==> flow/design.v <==
module main(clk, rst, mem_rdata, mem_addr, mem_wdata, mem_we);
	input clk, rst;
	input [15:0] mem_rdata;       
	output [7:0] mem_addr;
	output [7:0] mem_wdata;
	output mem_we;
	wire PCWrite, IRWrite, S, AdrSrc, MemWrite, RegSrc1, ExtenderShift, RegWrite;
	wire [1:0] RegSrc0, ALUSrcA, ALUSrcB, ResultSrc, ImmSrc;
	wire [3:0] ALUControl;
	wire [3:0] FLAGS;
	wire [15:0] Instr;
	wire [2:0] IMM_VAL_7;
	wire [7:0] IMM_VAL_1;
	assign ImmSrc = Instr[15:14];
	assign IMM_VAL_7 = 7;
	assign IMM_VAL_1 = 1;
	assign mem_we = MemWrite;
	controller CTRL(
		.clk(clk),
		.rst(rst),
		.FLAGS(FLAGS),
		.Instr(Instr),
		.PCWrite(PCWrite),
		.IRWrite(IRWrite),
		.S(S),
		.AdrSrc(AdrSrc),
		.MemWrite(MemWrite),
		.RegSrc1(RegSrc1),
		.ExtenderShift(ExtenderShift),
		.RegWrite(RegWrite),
		.RegSrc0(RegSrc0),
		.ALUSrcA(ALUSrcA),
		.ALUSrcB(ALUSrcB),
		.ResultSrc(ResultSrc),
		.ALUControl(ALUControl)
	);
	datapath DUT(
		AdrSrc,
		PCWrite,
		MemWrite,
		IRWrite,
		RegSrc1,
		ExtenderShift,
		RegWrite,
		clk,
		rst,
		S,
		ALUControl,
		ALUSrcA,
		ALUSrcB,
		IMM_VAL_1,
		IMM_VAL_7,
		ImmSrc,
		RegSrc0,
		ResultSrc,
		mem_rdata,
		FLAGS,
		Instr,
		mem_addr,
		mem_wdata
	);
endmodule
module controller(clk, rst, FLAGS, Instr, PCWrite, IRWrite, S, AdrSrc, MemWrite, RegSrc1, ExtenderShift, RegWrite, RegSrc0, ALUSrcA, ALUSrcB, ResultSrc, ALUControl);
	input clk, rst;
	input [3:0] FLAGS;
	input [15:0] Instr;
	reg [4:0] current_state, next_state;
	output reg PCWrite, IRWrite, S, AdrSrc, MemWrite, RegSrc1, ExtenderShift, RegWrite;
	output reg [1:0] RegSrc0, ALUSrcA, ALUSrcB, ResultSrc;
	output reg [3:0] ALUControl;
	wire [1:0] OP, CMD_00, B_type, B_flag;
	wire [2:0] CMD_01;
	wire logic_op;
	assign OP = Instr[15:14];
	assign CMD_00 = Instr[13:12];  
	assign CMD_01 = Instr[13:11];  
	assign B_type = Instr[13:12];
	assign B_flag = Instr[11:10];
	assign logic_op = (CMD_01 == 3'b000 | CMD_01 == 3'b001 | CMD_01 == 3'b010);
	parameter Fetch = 0;
	parameter Decode = 1;
	parameter MemAdr = 2;
	parameter MemRead = 3;
	parameter MemWB = 4;
	parameter MemW = 5;
	parameter ExecuteR = 6;
	parameter ExecuteI = 7;
	parameter ALUWB = 8;
	parameter Branch = 9;
	parameter BL = 10;
	parameter BI_MemAdr = 11;
	parameter BI_MemRead = 12;
	parameter BI_WritePC = 13;
	parameter BranchWithCondition = 14;
	always @(posedge clk)
	begin: STATE_MEMORY
		if (rst)
			current_state <= Fetch;
		else
			current_state <= next_state;
	end
	always @(*)
	begin: REGSRC_LOGIC
		RegSrc0 = 0;
		RegSrc1 = 0;
		ExtenderShift = 0;
		case (OP)
			2'b00: begin  
				if (Instr[11] == 1) begin
					RegSrc0 = 2;  
					ExtenderShift = 1;
				end
			end
			2'b01: begin  
				if (!logic_op) begin  
					RegSrc0 = 2;  
					ExtenderShift = 1;
				end
			end
			2'b10: begin  
				RegSrc1 = 1;  
			end
			2'b11: begin  
				RegSrc1 = 1;  
			end
		endcase
	end
	always @(*)
	begin: WRITE_CONTROLLER
		IRWrite = 0;
		PCWrite = 0;
		MemWrite = 0;
		RegWrite = 0;
		S = 0;
		case (current_state)
			Fetch: begin
				IRWrite = 1;
				PCWrite = 1;
			end
			Decode: begin
				PCWrite = 1;
				if (OP == 2'b11 && B_type == 2'b01)  
					RegWrite = 1;
			end
			ExecuteR: S = 1;
			ExecuteI: S = 1;
			ALUWB: RegWrite = 1;
			MemW: MemWrite = 1;
			MemWB: RegWrite = 1;
			Branch: PCWrite = 1;
			BL: PCWrite = 1;
			BI_WritePC: PCWrite = 1;
			BranchWithCondition: begin
				case (B_flag)
					2'b00: PCWrite = (FLAGS[2] == 1);  
					2'b01: PCWrite = (FLAGS[2] == 0);  
					2'b10: PCWrite = (FLAGS[1] == 1);  
					2'b11: PCWrite = (FLAGS[1] == 0);  
				endcase
			end
			default: ;
		endcase
	end
	always @(*)
	begin: OUTPUT_LOGIC
		AdrSrc = 0;
		ALUSrcA = 2'b01;
		ALUSrcB = 2'b10;
		ALUControl = 4'b0000;
		ResultSrc = 2'b10;
		case (current_state)
			Fetch: ;  
			Decode: ;  
			ExecuteR: begin 
				ALUSrcA = 0;  
				ALUSrcB = 2'b00;  
				if (OP == 2'b00) begin  
					if (CMD_00 == 2'b01)
						ALUControl = 4'b0001;  
					if (CMD_00 == 2'b10)
						ALUControl = 4'b0001;  
				end
				if (OP == 2'b01) begin  
					if (CMD_01 == 3'b000)  
						ALUControl = 4'b0100;
					if (CMD_01 == 3'b001)  
						ALUControl = 4'b0101;
					if (CMD_01 == 3'b010)  
						ALUControl = 4'b0110;
				end
			end
			ExecuteI: begin
				ALUSrcB = 2'b01;  
				ALUSrcA = 0;  
				if (OP == 2'b00) begin 
					if (CMD_00 == 2'b11)  
						ALUSrcA = 2'b10;  
					if (CMD_00 == 2'b01)
						ALUControl = 4'b0001;  
					if (CMD_00 == 2'b10)
						ALUControl = 4'b0001;  
				end
				if (OP == 2'b01) begin  
					if (CMD_01 == 3'b011)  
						ALUControl = 4'b1000;
					if (CMD_01 == 3'b100)  
						ALUControl = 4'b1001;
					if (CMD_01 == 3'b101)  
						ALUControl = 4'b1010;
					if (CMD_01 == 3'b110)  
						ALUControl = 4'b1011;
					if (CMD_01 == 3'b111)  
						ALUControl = 4'b1100;
				end
			end	
			ALUWB: ResultSrc = 2'b00;
			MemAdr: begin
				if (Instr[12] == 0)  
					ALUSrcA = 2'b00;	 
				else  
					ALUSrcA = 2'b10;	 
				ALUSrcB = 2'b01;
			end
			MemRead: begin
				ResultSrc = 2'b00;
				AdrSrc = 1;
			end
			MemW: begin
				ResultSrc = 2'b00;
				AdrSrc = 1;
			end
			MemWB: ResultSrc = 2'b01;
			Branch, BL, BI_MemAdr, BranchWithCondition: begin
				ALUSrcA = 2'b10;  
				ALUSrcB = 2'b01;  
			end
			BI_MemRead: begin
				ResultSrc = 2'b00;
				AdrSrc = 1;
			end
			BI_WritePC: ResultSrc = 2'b01;
			default: ;
		endcase
	end
	always @(*)
	begin: NEXT_STATE_LOGIC
		next_state = Fetch;
		case (current_state)
			Fetch: next_state = Decode;
			Decode: begin
				case (OP)
					2'b00: next_state = Instr[11] ? ExecuteI : ExecuteR;  
					2'b01: next_state = logic_op ? ExecuteR : ExecuteI;   
					2'b10: next_state = MemAdr;                           
					2'b11: begin  
						case (B_type)
							2'b00: next_state = Branch;
							2'b01: next_state = BL;
							2'b10: next_state = BI_MemAdr;
							2'b11: next_state = BranchWithCondition;
						endcase
					end
				endcase
			end
			ExecuteR, ExecuteI: begin
				if (OP == 2'b00 && CMD_00 == 2'b10)  
					next_state = Fetch;
				else
					next_state = ALUWB;
			end
			MemAdr: next_state = Instr[13] ? MemRead : MemW;
			MemRead: next_state = MemWB;
			BI_MemAdr: next_state = BI_MemRead;
			BI_MemRead: next_state = BI_WritePC;
			default: next_state = Fetch;
		endcase
	end
endmodule
module datapath(
	AdrSrc,
	PcWrite,
	MemWrite,
	IRWrite,
	RegSrc1,
	ExtenderShift,
	RegWrite,
	clk,
	rst,
	S,
	ALUControl,
	ALUSrcA,
	ALUSrcB,
	IMM_VAL_1,
	IMM_VAL_7,
	ImmSrc,
	RegSrc0,
	ResultSrc,
	M,
	FLAGS,
	Instr,
	MemAddr,
	WrittenData
);
input wire	AdrSrc;
input wire	PcWrite;
input wire	MemWrite;
input wire	IRWrite;
input wire	RegSrc1;
input wire	ExtenderShift;
input wire	RegWrite;
input wire	clk;
input wire	rst;
input wire	S;
input wire	[3:0] ALUControl;
input wire	[1:0] ALUSrcA;
input wire	[1:0] ALUSrcB;
input wire	[7:0] IMM_VAL_1;
input wire	[2:0] IMM_VAL_7;
input wire	[1:0] ImmSrc;
input wire	[1:0] RegSrc0;
input wire	[1:0] ResultSrc;
input wire	[15:0] M;
output wire	[3:0] FLAGS;
output wire	[15:0] Instr;
output wire	[7:0] MemAddr;
output wire	[7:0] WrittenData;
wire	[3:0] F;
wire	[3:3] FL;
wire	[15:0] Instr_ALTERA_SYNTHESIZED;
wire	[7:0] SYNTHESIZED_WIRE_0;
wire	[7:0] SYNTHESIZED_WIRE_1;
wire	[7:0] SYNTHESIZED_WIRE_27;
wire	[7:0] SYNTHESIZED_WIRE_3;
wire	[7:0] SYNTHESIZED_WIRE_4;
wire	[7:0] SYNTHESIZED_WIRE_28;
wire	[7:0] SYNTHESIZED_WIRE_29;
wire	[2:0] SYNTHESIZED_WIRE_8;
wire	[2:0] SYNTHESIZED_WIRE_9;
wire	[7:0] SYNTHESIZED_WIRE_12;
wire	[7:0] SYNTHESIZED_WIRE_30;
wire	[7:0] SYNTHESIZED_WIRE_31;
wire	[7:0] SYNTHESIZED_WIRE_16;
wire	[7:0] SYNTHESIZED_WIRE_32;
wire	[7:0] SYNTHESIZED_WIRE_18;
wire	[7:0] SYNTHESIZED_WIRE_22;
wire	[0:7] SYNTHESIZED_WIRE_24;
wire	[0:7] SYNTHESIZED_WIRE_25;
wire	[0:2] SYNTHESIZED_WIRE_26;
assign	WrittenData = SYNTHESIZED_WIRE_32;
assign	SYNTHESIZED_WIRE_24 = 0;
assign	SYNTHESIZED_WIRE_25 = 0;
assign	SYNTHESIZED_WIRE_26 = 0;
alu_with_shifter #(.W(8))	b2v_inst(
	.A(SYNTHESIZED_WIRE_0),
	.B(SYNTHESIZED_WIRE_1),
	.control(ALUControl),
	.N(F[3]),
	.Z(F[2]),
	.CO(F[1]),
	.OVF(F[0]),
	.out(SYNTHESIZED_WIRE_28));
mux_2x1 #(.W(3))	b2v_inst10(
	.sel(RegSrc1),
	.in0(Instr_ALTERA_SYNTHESIZED[2:0]),
	.in1(Instr_ALTERA_SYNTHESIZED[10:8]),
	.out(SYNTHESIZED_WIRE_9));
reg_w_rst_en #(.W(8))	b2v_inst12(
	.clk(clk),
	.rst(rst),
	.en(PcWrite),
	.inp(SYNTHESIZED_WIRE_27),
	.out(SYNTHESIZED_WIRE_29));
reg_w_rst_en #(.W(4))	b2v_inst13(
	.clk(clk),
	.rst(rst),
	.en(S),
	.inp(F),
	.out(FLAGS));
reg_w_res #(.W(8))	b2v_inst14(
	.clk(clk),
	.rst(rst),
	.inp(SYNTHESIZED_WIRE_3),
	.out(SYNTHESIZED_WIRE_22));
reg_w_res #(.W(8))	b2v_inst15(
	.clk(clk),
	.rst(rst),
	.inp(SYNTHESIZED_WIRE_4),
	.out(SYNTHESIZED_WIRE_32));
reg_w_res #(.W(8))	b2v_inst16(
	.clk(clk),
	.rst(rst),
	.inp(SYNTHESIZED_WIRE_28),
	.out(SYNTHESIZED_WIRE_12));
reg_w_res #(.W(8))	b2v_inst18(
	.clk(clk),
	.rst(rst),
	.inp(M[7:0]),
	.out(SYNTHESIZED_WIRE_30));
mux_2x1 #(.W(8))	b2v_inst19(
	.sel(AdrSrc),
	.in0(SYNTHESIZED_WIRE_29),
	.in1(SYNTHESIZED_WIRE_27),
	.out(SYNTHESIZED_WIRE_16));
reg_file_8	b2v_inst2(
	.clk(clk),
	.rst(rst),
	.WE3(RegWrite),
	.A1(SYNTHESIZED_WIRE_8),
	.A2(SYNTHESIZED_WIRE_9),
	.A3(Instr_ALTERA_SYNTHESIZED[10:8]),
	.R7_in(SYNTHESIZED_WIRE_27),
	.WD3(SYNTHESIZED_WIRE_27),
	.RD1(SYNTHESIZED_WIRE_3),
	.RD2(SYNTHESIZED_WIRE_4));
reg_w_rst_en #(.W(16))	b2v_inst20(
	.clk(clk),
	.rst(rst),
	.en(IRWrite),
	.inp(M),
	.out(Instr_ALTERA_SYNTHESIZED));
mux_4x1 #(.W(8))	b2v_inst22(
	.in0(SYNTHESIZED_WIRE_12),
	.in1(SYNTHESIZED_WIRE_30),
	.in2(SYNTHESIZED_WIRE_28),
	.in3(SYNTHESIZED_WIRE_31),
	.sel(ResultSrc),
	.out(SYNTHESIZED_WIRE_27));
assign	MemAddr = SYNTHESIZED_WIRE_16;
extend	b2v_inst4(
	.ImmSrc(ImmSrc),
	.inp(Instr_ALTERA_SYNTHESIZED[11:0]),
	.out(SYNTHESIZED_WIRE_18));
left_shifter	b2v_inst5(
	.en(ExtenderShift),
	.inp(SYNTHESIZED_WIRE_18),
	.rot(Instr_ALTERA_SYNTHESIZED[7:5]),
	.out(SYNTHESIZED_WIRE_31));
mux_4x1 #(.W(8))	b2v_inst7(
	.in0(SYNTHESIZED_WIRE_32),
	.in1(SYNTHESIZED_WIRE_31),
	.in2(IMM_VAL_1),
	.in3(SYNTHESIZED_WIRE_30),
	.sel(ALUSrcB),
	.out(SYNTHESIZED_WIRE_1));
mux_4x1 #(.W(8))	b2v_inst8(
	.in0(SYNTHESIZED_WIRE_22),
	.in1(SYNTHESIZED_WIRE_29),
	.in2(SYNTHESIZED_WIRE_24),
	.in3(SYNTHESIZED_WIRE_25),
	.sel(ALUSrcA),
	.out(SYNTHESIZED_WIRE_0));
mux_4x1 #(.W(3))	b2v_inst9(
	.in0(Instr_ALTERA_SYNTHESIZED[7:5]),
	.in1(IMM_VAL_7),
	.in2(Instr_ALTERA_SYNTHESIZED[10:8]),
	.in3(SYNTHESIZED_WIRE_26),
	.sel(RegSrc0),
	.out(SYNTHESIZED_WIRE_8));
assign	Instr = Instr_ALTERA_SYNTHESIZED;
endmodule
module dec_3x8(inp, out);
	input [2:0] inp;
	output [7:0] out;
	assign out[7] = (inp[2]) & (inp[1]) & (inp[0]);
	assign out[6] = (inp[2]) & (inp[1]) & (~inp[0]);
	assign out[5] = (inp[2]) & (~inp[1]) & (inp[0]);
	assign out[4] = (inp[2]) & (~inp[1]) & (~inp[0]);
	assign out[3] = (~inp[2]) & (inp[1]) & (inp[0]);
	assign out[2] = (~inp[2]) & (inp[1]) & (~inp[0]);
	assign out[1] = (~inp[2]) & (~inp[1]) & (inp[0]);
	assign out[0] = (~inp[2]) & (~inp[1]) & (~inp[0]);
endmodule
module mux_2x1 #(parameter W=8)(in0, in1, sel, out);
	input [W-1:0] in0, in1;
	input sel;
	output reg [W-1:0] out;
	always @(in0, in1, sel)
		case(sel)
			1'b0: out = in0;
			1'b1: out = in1;
		endcase
endmodule
module mux_4x1 #(parameter W=8)(in0, in1, in2, in3, sel, out);
	input [W-1:0] in0, in1, in2, in3;
	input [1:0] sel;
	output reg [W-1:0] out;
	always @(in0, in1, in2, in3, sel)
		case(sel)
			2'b00: out = in0;
			2'b01: out = in1;
			2'b10: out = in2;
			2'b11: out = in3;
		endcase
endmodule
module mux_8x1 #(parameter W=8)(in0, in1, in2, in3, in4, in5, in6, in7, sel, out);
	input [W-1:0] in0, in1, in2, in3, in4, in5, in6, in7;
	input [2:0] sel;
	wire [W-1:0] middle_out0, middle_out1;
	output [W-1:0] out;
	mux_4x1 #(W) mux1 (in0, in1, in2, in3, sel[1:0], middle_out0);
	mux_4x1 #(W) mux2 (in4, in5, in6, in7, sel[1:0], middle_out1);
	mux_2x1 #(W) mux3 (middle_out0, middle_out1, sel[2], out);
endmodule
module reg_w_res #(parameter W=8) (clk, rst, inp, out);
	input clk, rst;
	input [W-1:0] inp;
	output reg [W-1:0] out;
	always @(posedge clk)
	begin
		if (rst) begin
			out <= 0;
		end else begin
			out <= inp;
		end
	end
endmodule
module reg_w_rst_en #(parameter W=8) (clk, rst, en, inp, out);
	input clk, rst, en;
	input [W-1:0] inp;
	output reg [W-1:0] out;
	always @(posedge clk)
	begin
		if (rst) begin
			out <= 0;
		end else if (en) begin
			out <= inp;
		end
	end
endmodule
module bit_8_reg_w_rst_en #(parameter D=0) (clk, rst, en, inp, out);
	input clk, rst, en;
	input [7:0] inp;
	output reg [7:0] out;
	always @(posedge clk)
	begin
		if (rst) begin
			out <= D;
		end else if (en) begin
			out <= inp;
		end
	end
endmodule
module reg_file_8(clk, rst, A1, A2, A3, WD3, R7_in, RD1, RD2, WE3);
	input clk, rst, WE3;
	input[2:0] A1, A2, A3;
	input[7:0] WD3, R7_in;
	output [7:0] RD1, RD2;
	wire [7:0] R_OUT[7:0];
	wire [7:0] DEC_WR_OUT, WRITE_SELECT;
	dec_3x8 dec_write_en(.inp(A3), .out(DEC_WR_OUT));
	assign WRITE_SELECT[0] = DEC_WR_OUT[0] & WE3;
	assign WRITE_SELECT[1] = DEC_WR_OUT[1] & WE3;
	assign WRITE_SELECT[2] = DEC_WR_OUT[2] & WE3;
	assign WRITE_SELECT[3] = DEC_WR_OUT[3] & WE3;
	assign WRITE_SELECT[4] = DEC_WR_OUT[4] & WE3;
	assign WRITE_SELECT[5] = DEC_WR_OUT[5] & WE3;
	assign WRITE_SELECT[6] = DEC_WR_OUT[6] & WE3;
	assign WRITE_SELECT[7] = DEC_WR_OUT[7] & WE3;
	bit_8_reg_w_rst_en #(0) R0(.clk(clk), .rst(rst), .en(WRITE_SELECT[0]), .inp(WD3), .out(R_OUT[0]));
	bit_8_reg_w_rst_en #(1) R1(.clk(clk), .rst(rst), .en(WRITE_SELECT[1]), .inp(WD3), .out(R_OUT[1]));
	bit_8_reg_w_rst_en #(2) R2(.clk(clk), .rst(rst), .en(WRITE_SELECT[2]), .inp(WD3), .out(R_OUT[2]));
	bit_8_reg_w_rst_en #(3) R3(.clk(clk), .rst(rst), .en(WRITE_SELECT[3]), .inp(WD3), .out(R_OUT[3]));
	bit_8_reg_w_rst_en #(4) R4(.clk(clk), .rst(rst), .en(WRITE_SELECT[4]), .inp(WD3), .out(R_OUT[4]));
	bit_8_reg_w_rst_en #(5) R5(.clk(clk), .rst(rst), .en(WRITE_SELECT[5]), .inp(WD3), .out(R_OUT[5]));
	bit_8_reg_w_rst_en #(6) R6(.clk(clk), .rst(rst), .en(WRITE_SELECT[6]), .inp(WD3), .out(R_OUT[6]));
	bit_8_reg_w_rst_en #(0) R7(.clk(clk), .rst(rst), .en(WRITE_SELECT[7]), .inp(R7_in), .out(R_OUT[7]));
	mux_8x1 #(8) mux_A1(R_OUT[0], R_OUT[1], R_OUT[2], R_OUT[3],
								 R_OUT[4], R_OUT[5], R_OUT[6], R_OUT[7],
								 A1, RD1);
	mux_8x1 #(8) mux_A2(R_OUT[0], R_OUT[1], R_OUT[2], R_OUT[3],
								 R_OUT[4], R_OUT[5], R_OUT[6], R_OUT[7],
								 A2, RD2);
endmodule
module extend(inp, out, ImmSrc);
	input [11:0] inp;
	input [1:0] ImmSrc;
	output reg [7:0] out;
	always @(inp, ImmSrc)
	begin
		case (ImmSrc)
			2'b10: out = {2'b0, inp[11], inp[4:0]};  
			2'b11: out = {2'b0, inp[5:0]};           
			default: out = {3'b0, inp[4:0]};         
		endcase
	end
endmodule
module left_shifter(inp, rot, en, out);
	input [7:0] inp;
	input [2:0] rot;
	input en;
	output reg [7:0] out;
	always @(*)
	begin
	if (en)
	begin
		out = inp << rot;
	end
	else
		out = inp;
	end
endmodule
module alu_with_shifter #(parameter W=8)(A, B, out, control, N, Z, CO, OVF);
	input [W-1:0] A, B;
	input [3:0] control;
	output reg N,Z,CO,OVF;
	output reg [W-1:0] out;
	reg [2*W-1:0] A_A;
	always @(*)
	begin
		CO = 0;
		OVF = 0;
		out = 0;
		A_A = 0;
		case(control)
		4'b0000:	begin  
					{CO, out} = A + B;
					OVF = (A[W-1] ~^ B[W-1]) & (A[W-1] ^ out[W-1]);
					end
		4'b0001:	begin  
					{CO, out} = A - B;
					OVF = (A[W-1] ^ out[W-1]) & (A[W-1] ^ B[W-1]);
					end
		4'b0010:	begin  
					{CO, out} = B - A;
					OVF = (B[W-1] ^ out[W-1]) & (A[W-1] ^ B[W-1]);
					end
		4'b0011:	out = A & (~B);
		4'b0100:	out = A & B;   
		4'b0101:	out = A | B;   
		4'b0110:	out = A ^ B;   
		4'b0111:	out = A ~^ B;
		4'b1000: begin  
					A_A = {A,A};
					A_A = A_A << B;
					out = A_A[2*W-1:W];
					end
		4'b1001: begin  
					A_A = {A,A};
					A_A = A_A >> B;
					out = A_A[W-1:0];
					end
		4'b1010: out = A << B;    
		4'b1011: out = A >> B;    
		4'b1100: out = A >>> B;   
		default: out = 0;
		endcase
		N = out[W-1];
		Z = (out == 0);
	end
endmodule
## Step by step through the tools: main

Tool output for the design above, in the order of the flow.
Lines are those of the file above, counted from 1.
Library cell names are shortened.
A cell with -- has no value.

| set-up | value |
|---|---|
| top | main |
| clock port | clk |
| standard-cell library | sky130hd |
| timing corner | tt_025C_1v80 |

## After elaboration

Source: Yosys, flattened and elaborated. Widths are those after wreduce. Registers that Yosys merges into a memory's read port (data or address) are not register bits. Print and check cells do not count.

| cells by class | value |
|---|---|
| eq/ne operators | 60 |
| shift operators | 6 |
| $add $sub $neg | 3 |
| bitwise operators | 45 |
| reductions and logical operators | 26 |
| muxes and demuxes | 59 |

Operator list:

| kind | number |
|---|---|
| parallel mux 8 bit (select 4 bit) | 6 |
| parallel mux 8 bit (select 13 bit) | 1 |
| two-way mux 4 bit | 12 |
| parallel mux 8 bit (select 2 bit) | 3 |
| parallel mux 5 bit (select 4 bit) | 2 |
| == test 2 bit with constant B | 18 |
| == test 5 x 4 -> 1 bit with constant B | 7 |
| parallel mux 5 bit (select 7 bit) | 1 |
| parallel mux 8 bit (select 3 bit) | 1 |
| bitwise AND 1 bit | 23 |
| == test 4 bit with constant B | 5 |
| == test 5 x 3 -> 1 bit with constant B | 4 |
| == test 2 x 1 -> 1 bit with constant B | 9 |
| logical NOT 2 bit | 9 |
| subtractor 8 x 8 -> 9 bit | 2 |
| left shift 16 x 8 -> 16 bit | 1 |
| right shift 16 x 8 -> 8 bit | 1 |
| == test 4 x 3 -> 1 bit with constant B | 4 |
| bitwise AND 8 bit | 2 |
| OR reduction 2 bit | 6 |
| == test 3 bit with constant B | 4 |
| parallel mux 6 bit (select 2 bit) | 1 |
| parallel mux 3 bit (select 4 bit) | 1 |
| two-way mux 1 bit | 11 |
| == test 5 x 2 -> 1 bit with constant B | 2 |
| two-way mux 2 bit | 5 |
| inverter 1 bit | 9 |
| adder 8 x 8 -> 9 bit | 1 |

Other operator kinds: 35; their cells: 48.

| word-level totals | value |
|---|---|
| flip-flop bits (word level) | 128 |
| cells after elaboration | 215 |
| output and inout port bits | 17 |

## Logic depth

Yosys ltp: most cells in a row. Word level: on the elaborated netlist, between registers, memories and ports. Mapped: between sequential cells and ports; inverters and the memories' decode and read muxes count.

| depth | value |
|---|---|
| depth in word-level cells | 15 |
| ABC_AREA | 0 |
| mapped depth | 21 |
| depth with buffers taken out | 18 |

## Mapped cells and area

Source: synth_stat.txt of the flow (Yosys; design flattened, memories mapped). It holds for the ABC_AREA given above (unset counts as 0); a run with the other value may have another netlist.

Cells by type:

| type | number | total area (um^2) |
|---|---|---|
| dfxtp_1 | 137 | 2742.63 |
| nand2_1 | 145 | 544.272 |
| ha_1 | 35 | 437.92 |
| o21ai_0 | 87 | 435.418 |
| a21oi_1 | 85 | 425.408 |
| nor2_1 | 105 | 394.128 |
| a31oi_1 | 52 | 325.312 |
| mux2i_1 | 31 | 310.298 |
| mux4_2 | 13 | 292.781 |
| clkbuf_1 | 60 | 225.216 |
| nand3_1 | 35 | 175.168 |
| a311oi_1 | 17 | 148.893 |
| nor3_1 | 28 | 140.134 |
| nand4_1 | 18 | 112.608 |
| o211ai_1 | 15 | 112.608 |
| nor2b_1 | 17 | 106.352 |
| a211oi_1 | 13 | 97.594 |
| inv_1 | 26 | 97.594 |

Other cell types: 76; their cells: 273.

| synthesis totals | value |
|---|---|
| mapped area | 9396.5 um^2 |
| area of sequential cells | 2742.6 um^2 |
| cell count | 1192 |
| buffers | 93 |
| mapped flip-flops | 137 |

By module: a second synthesis without flattening, with its own total; a netlist apart from the flattened one above.

| unflattened totals | value |
|---|---|
| cells (unflattened synthesis) | 1082 |
| area total of the unflattened synthesis | 10407.5 um^2 |

Rows give one instance, submodules left out.

By module:

| module | instances | area (um^2) | cells |
|---|---|---|---|
| alu_with_shifter #(W=8) | 1 | 3005.4 | 451 |
| mux_4x1 #(W=8) | 7 | 196.4 | 10 |
| reg_w_res #(W=8) | 4 | 210.2 | 16 |
| controller | 1 | 792.0 | 93 |
| reg_w_rst_en #(W=16) | 1 | 580.6 | 52 |
| bit_8_reg_w_rst_en #(D=0) | 2 | 285.3 | 26 |
| mux_2x1 #(W=8) | 3 | 131.4 | 9 |
| left_shifter | 1 | 362.8 | 43 |
| bit_8_reg_w_rst_en #(D=3) | 1 | 292.8 | 26 |
| bit_8_reg_w_rst_en #(D=5) | 1 | 292.8 | 26 |
| bit_8_reg_w_rst_en #(D=6) | 1 | 292.8 | 26 |
| bit_8_reg_w_rst_en #(D=1) | 1 | 290.3 | 26 |
| bit_8_reg_w_rst_en #(D=2) | 1 | 290.3 | 26 |
| bit_8_reg_w_rst_en #(D=4) | 1 | 290.3 | 26 |

Modules not listed: 10.

## Timing after synthesis

OpenSTA on the mapped netlist: ideal clock, no wires. The path of least setup slack (recovery checks aside). Input and output delay are each 20% of the period. Register names are those of the netlist, which keeps one name where synthesis merged equal registers.

| timing after synthesis | value |
|---|---|
| path type | reg-to-output |
| start | reg CTRL.current_state |
| end | out mem_addr[4] |
| clock period | 5.5 ns |
| output delay | 1.100 ns |
| stages on the path | 21 |
| launch time at the first pin | 0.000 ns |
| data required time | 4.400 ns |
| setup slack | 0.342 ns |
| delay of the path | 4.058 ns |
| buffers on the path | 5 |
| data arrival time | 4.058 ns |
| period reached after synthesis | 5.158 ns |

"delay of the path" is the arrival time less input delay plus setup time.
At an output port there is no setup time.
"stages on the path": output pins that drive a net of the path, with the launching flip-flop's if there is one; two outputs of one cell count as two.
"period reached after synthesis" is the clock period less the worst setup slack; recovery checks do not enter. This is arithmetic on one report: input and output delays are still those of the set period (20% each).
Where an end lacks its bit number, it is one bit of the signal, or one of the new flip-flops if synthesis recoded a state register.
Between the ends stands the longest chain of elaborated cells between them, by number of cells; it is not shown to be the way that was timed. Of several equally long chains one is given.
Each line given opens the expression or statement behind the cell; cells for indexed reads and writes are added by Yosys, which also makes memories of some case tables.

| on the way, after synthesis | value |
|---|---|
| path through | dfxtp_1 > or4_4 > buf_6 > nor2_8 > buf_8 > nand2_1 > o21ai_1 > clkbuf_1 > ha_1 > clkbuf_1 > nand2b_1 > a2bb2oi_1 > mux2i_1 > xnor2_1 > a222oi_1 > o41ai_2 > a21oi_1 > and3_4 > o221a_1 > buf_6 > a21oi_1 |
| length of the longest elaborated chain | 10 |
| elaborated cells on any way between the ends | 69 |
| classes of those cells | add/sub: 3; eq/ne: 34; shift: 5; mux: 10; logic: 7; reduce/logical: 10 |

Ends and longest elaborated chain, after synthesis:

| element | RTL line | source |
|---|---|---|
| from (decl) | 67 | `reg [4:0] current_state, next_state;` |
| from (assign) | 98 | `current_state <= Fetch;` |
| from (assign) | 100 | `current_state <= next_state;` |
| == test 5 x 4 -> 1 bit | 171 | `case (current_state)` |
| OR reduction 4 bit | 171 |  |
| parallel mux 2 bit (select 4 bit) | 171 |  |
| == test 2 bit | 488 | `case(sel)` |
| OR reduction 2 bit | -- |  |
| parallel mux 8 bit (select 3 bit) | 488 |  |
| subtractor 8 x 8 -> 9 bit | 624 | `{CO, out} = B - A;` |
| parallel mux 8 bit (select 13 bit) | 614 | `case(control)` |
| parallel mux 8 bit (select 4 bit) | 488 |  |
| parallel mux 8 bit (select 2 bit) | 478 | `case(sel)` |
| to (decl) | 4 | `output [7:0] mem_addr;` |

## Worst path after layout

Path of least setup slack in the final report of stored run 2 (OpenROAD, finished layout, wires in). Where an end is a register, its clock arrival counts in the times.

| timing after layout | value |
|---|---|
| path type | reg-to-output |
| start | reg CTRL.current_state |
| end | out mem_addr[6] |
| buffers on the path | 3 |
| data arrival time | 4.33 ns |
| launch time at the first pin | 0.42 ns |
| clock period | 5.48 ns |
| setup slack | 0.06 ns |
| output delay | 1.10 ns |
| stages on the path | 20 |
| data required time | 4.38 ns |

Where an end lacks its bit number, it is one bit of the signal, or one of the new flip-flops if synthesis recoded a state register.
Between the ends stands the longest chain of elaborated cells between them, by number of cells; it is not shown to be the way that was timed. Of several equally long chains one is given.

| on the way, after layout | value |
|---|---|
| path through | dfxtp_2 > or4_4 > buf_6 > nor2_8 > and3_4 > or3_4 > inv_1 > fa_2 > nand3_2 > a21oi_2 > o21a_1 > nor2_4 > o32a_1 > a31oi_2 > a211o_1 > nor3_4 > a211o_1 > a31oi_1 > buf_4 > buf_6 |
| length of the longest elaborated chain | 10 |
| elaborated cells on any way between the ends | 69 |
| classes of those cells | add/sub: 3; eq/ne: 34; shift: 5; mux: 10; logic: 7; reduce/logical: 10 |

Ends and longest elaborated chain, after layout:

| element | RTL line | source |
|---|---|---|
| from (decl) | 67 | `reg [4:0] current_state, next_state;` |
| from (assign) | 98 | `current_state <= Fetch;` |
| from (assign) | 100 | `current_state <= next_state;` |
| == test 5 x 4 -> 1 bit | 171 | `case (current_state)` |
| OR reduction 4 bit | 171 |  |
| parallel mux 2 bit (select 4 bit) | 171 |  |
| == test 2 bit | 488 | `case(sel)` |
| OR reduction 2 bit | -- |  |
| parallel mux 8 bit (select 3 bit) | 488 |  |
| subtractor 8 x 8 -> 9 bit | 624 | `{CO, out} = B - A;` |
| parallel mux 8 bit (select 13 bit) | 614 | `case(control)` |
| parallel mux 8 bit (select 4 bit) | 488 |  |
| parallel mux 8 bit (select 2 bit) | 478 | `case(sel)` |
| to (decl) | 4 | `output [7:0] mem_addr;` |

Subject: main on sky130hd, stored results

Hello all,

2 stored runs of main in the flow (synthesis by Yosys, layout by OpenROAD, sky130hd cells), in arbitrary order. Constraints: input delay and output delay 20% of the set period each, output load 0.01 pF.
"reached clock period": clock period set for the run, less the worst setup slack. It is reckoned from that one timing run; input and output delays stay at 20% of the period that was set.
"time used up by the worst setup path" = time allowed to the worst setup path (clock period - input delay - output delay, where it has them) - its slack; a late launch clock adds to it, a late capture clock takes from it.
By "power consumption" is meant OpenSTA's value without simulated activity: inputs other than the clock are taken to toggle once in ten clock periods, and the tool carries that through the logic.

#### Stored run 1

| setting | value |
|---|---|
| ABC_AREA | `1` |
| CAP_MARGIN | `30` |
| CELL_PAD_IN_SITES_DETAIL_PLACEMENT | `2` |
| CORE_ASPECT_RATIO | `1.21` |
| CORE_MARGIN | `4` |
| CTS_CLUSTER_DIAMETER | `255` |
| CTS_CLUSTER_SIZE | `27` |
| GPL_ROUTABILITY_DRIVEN | `0` |
| GPL_TIMING_DRIVEN | `0` |
| HOLD_SLACK_MARGIN | `0.28` |
| SETUP_SLACK_MARGIN | `1.48` |
| SLEW_MARGIN | `0` |
| period_ns | `5.5` |
| CORE_UTILIZATION | `40` |

Unfinished; error DPL-0033 in clock tree synthesis.

#### Stored run 2

| setting | value |
|---|---|
| period_ns | `5.48` |
| CAP_MARGIN | `20` |
| CORE_MARGIN | `2` |
| CORE_UTILIZATION | `40` |
| SLEW_MARGIN | `20` |

| result | value |
|---|---|
| post-synthesis cell area | 9396.5 um^2 |
| overall die area | 24733.9 um^2 |
| final design utilization | 50.1 % |
| setup slack of the worst path | 0.057 ns |
| worst hold slack in the final report | 0.462 ns |
| power consumption | 3.183 mW |
| reached clock period | 5.423 ns |
| time used up by the worst setup path | 4.33 ns |
| worst setup path kind | reg-to-output |

Thanks
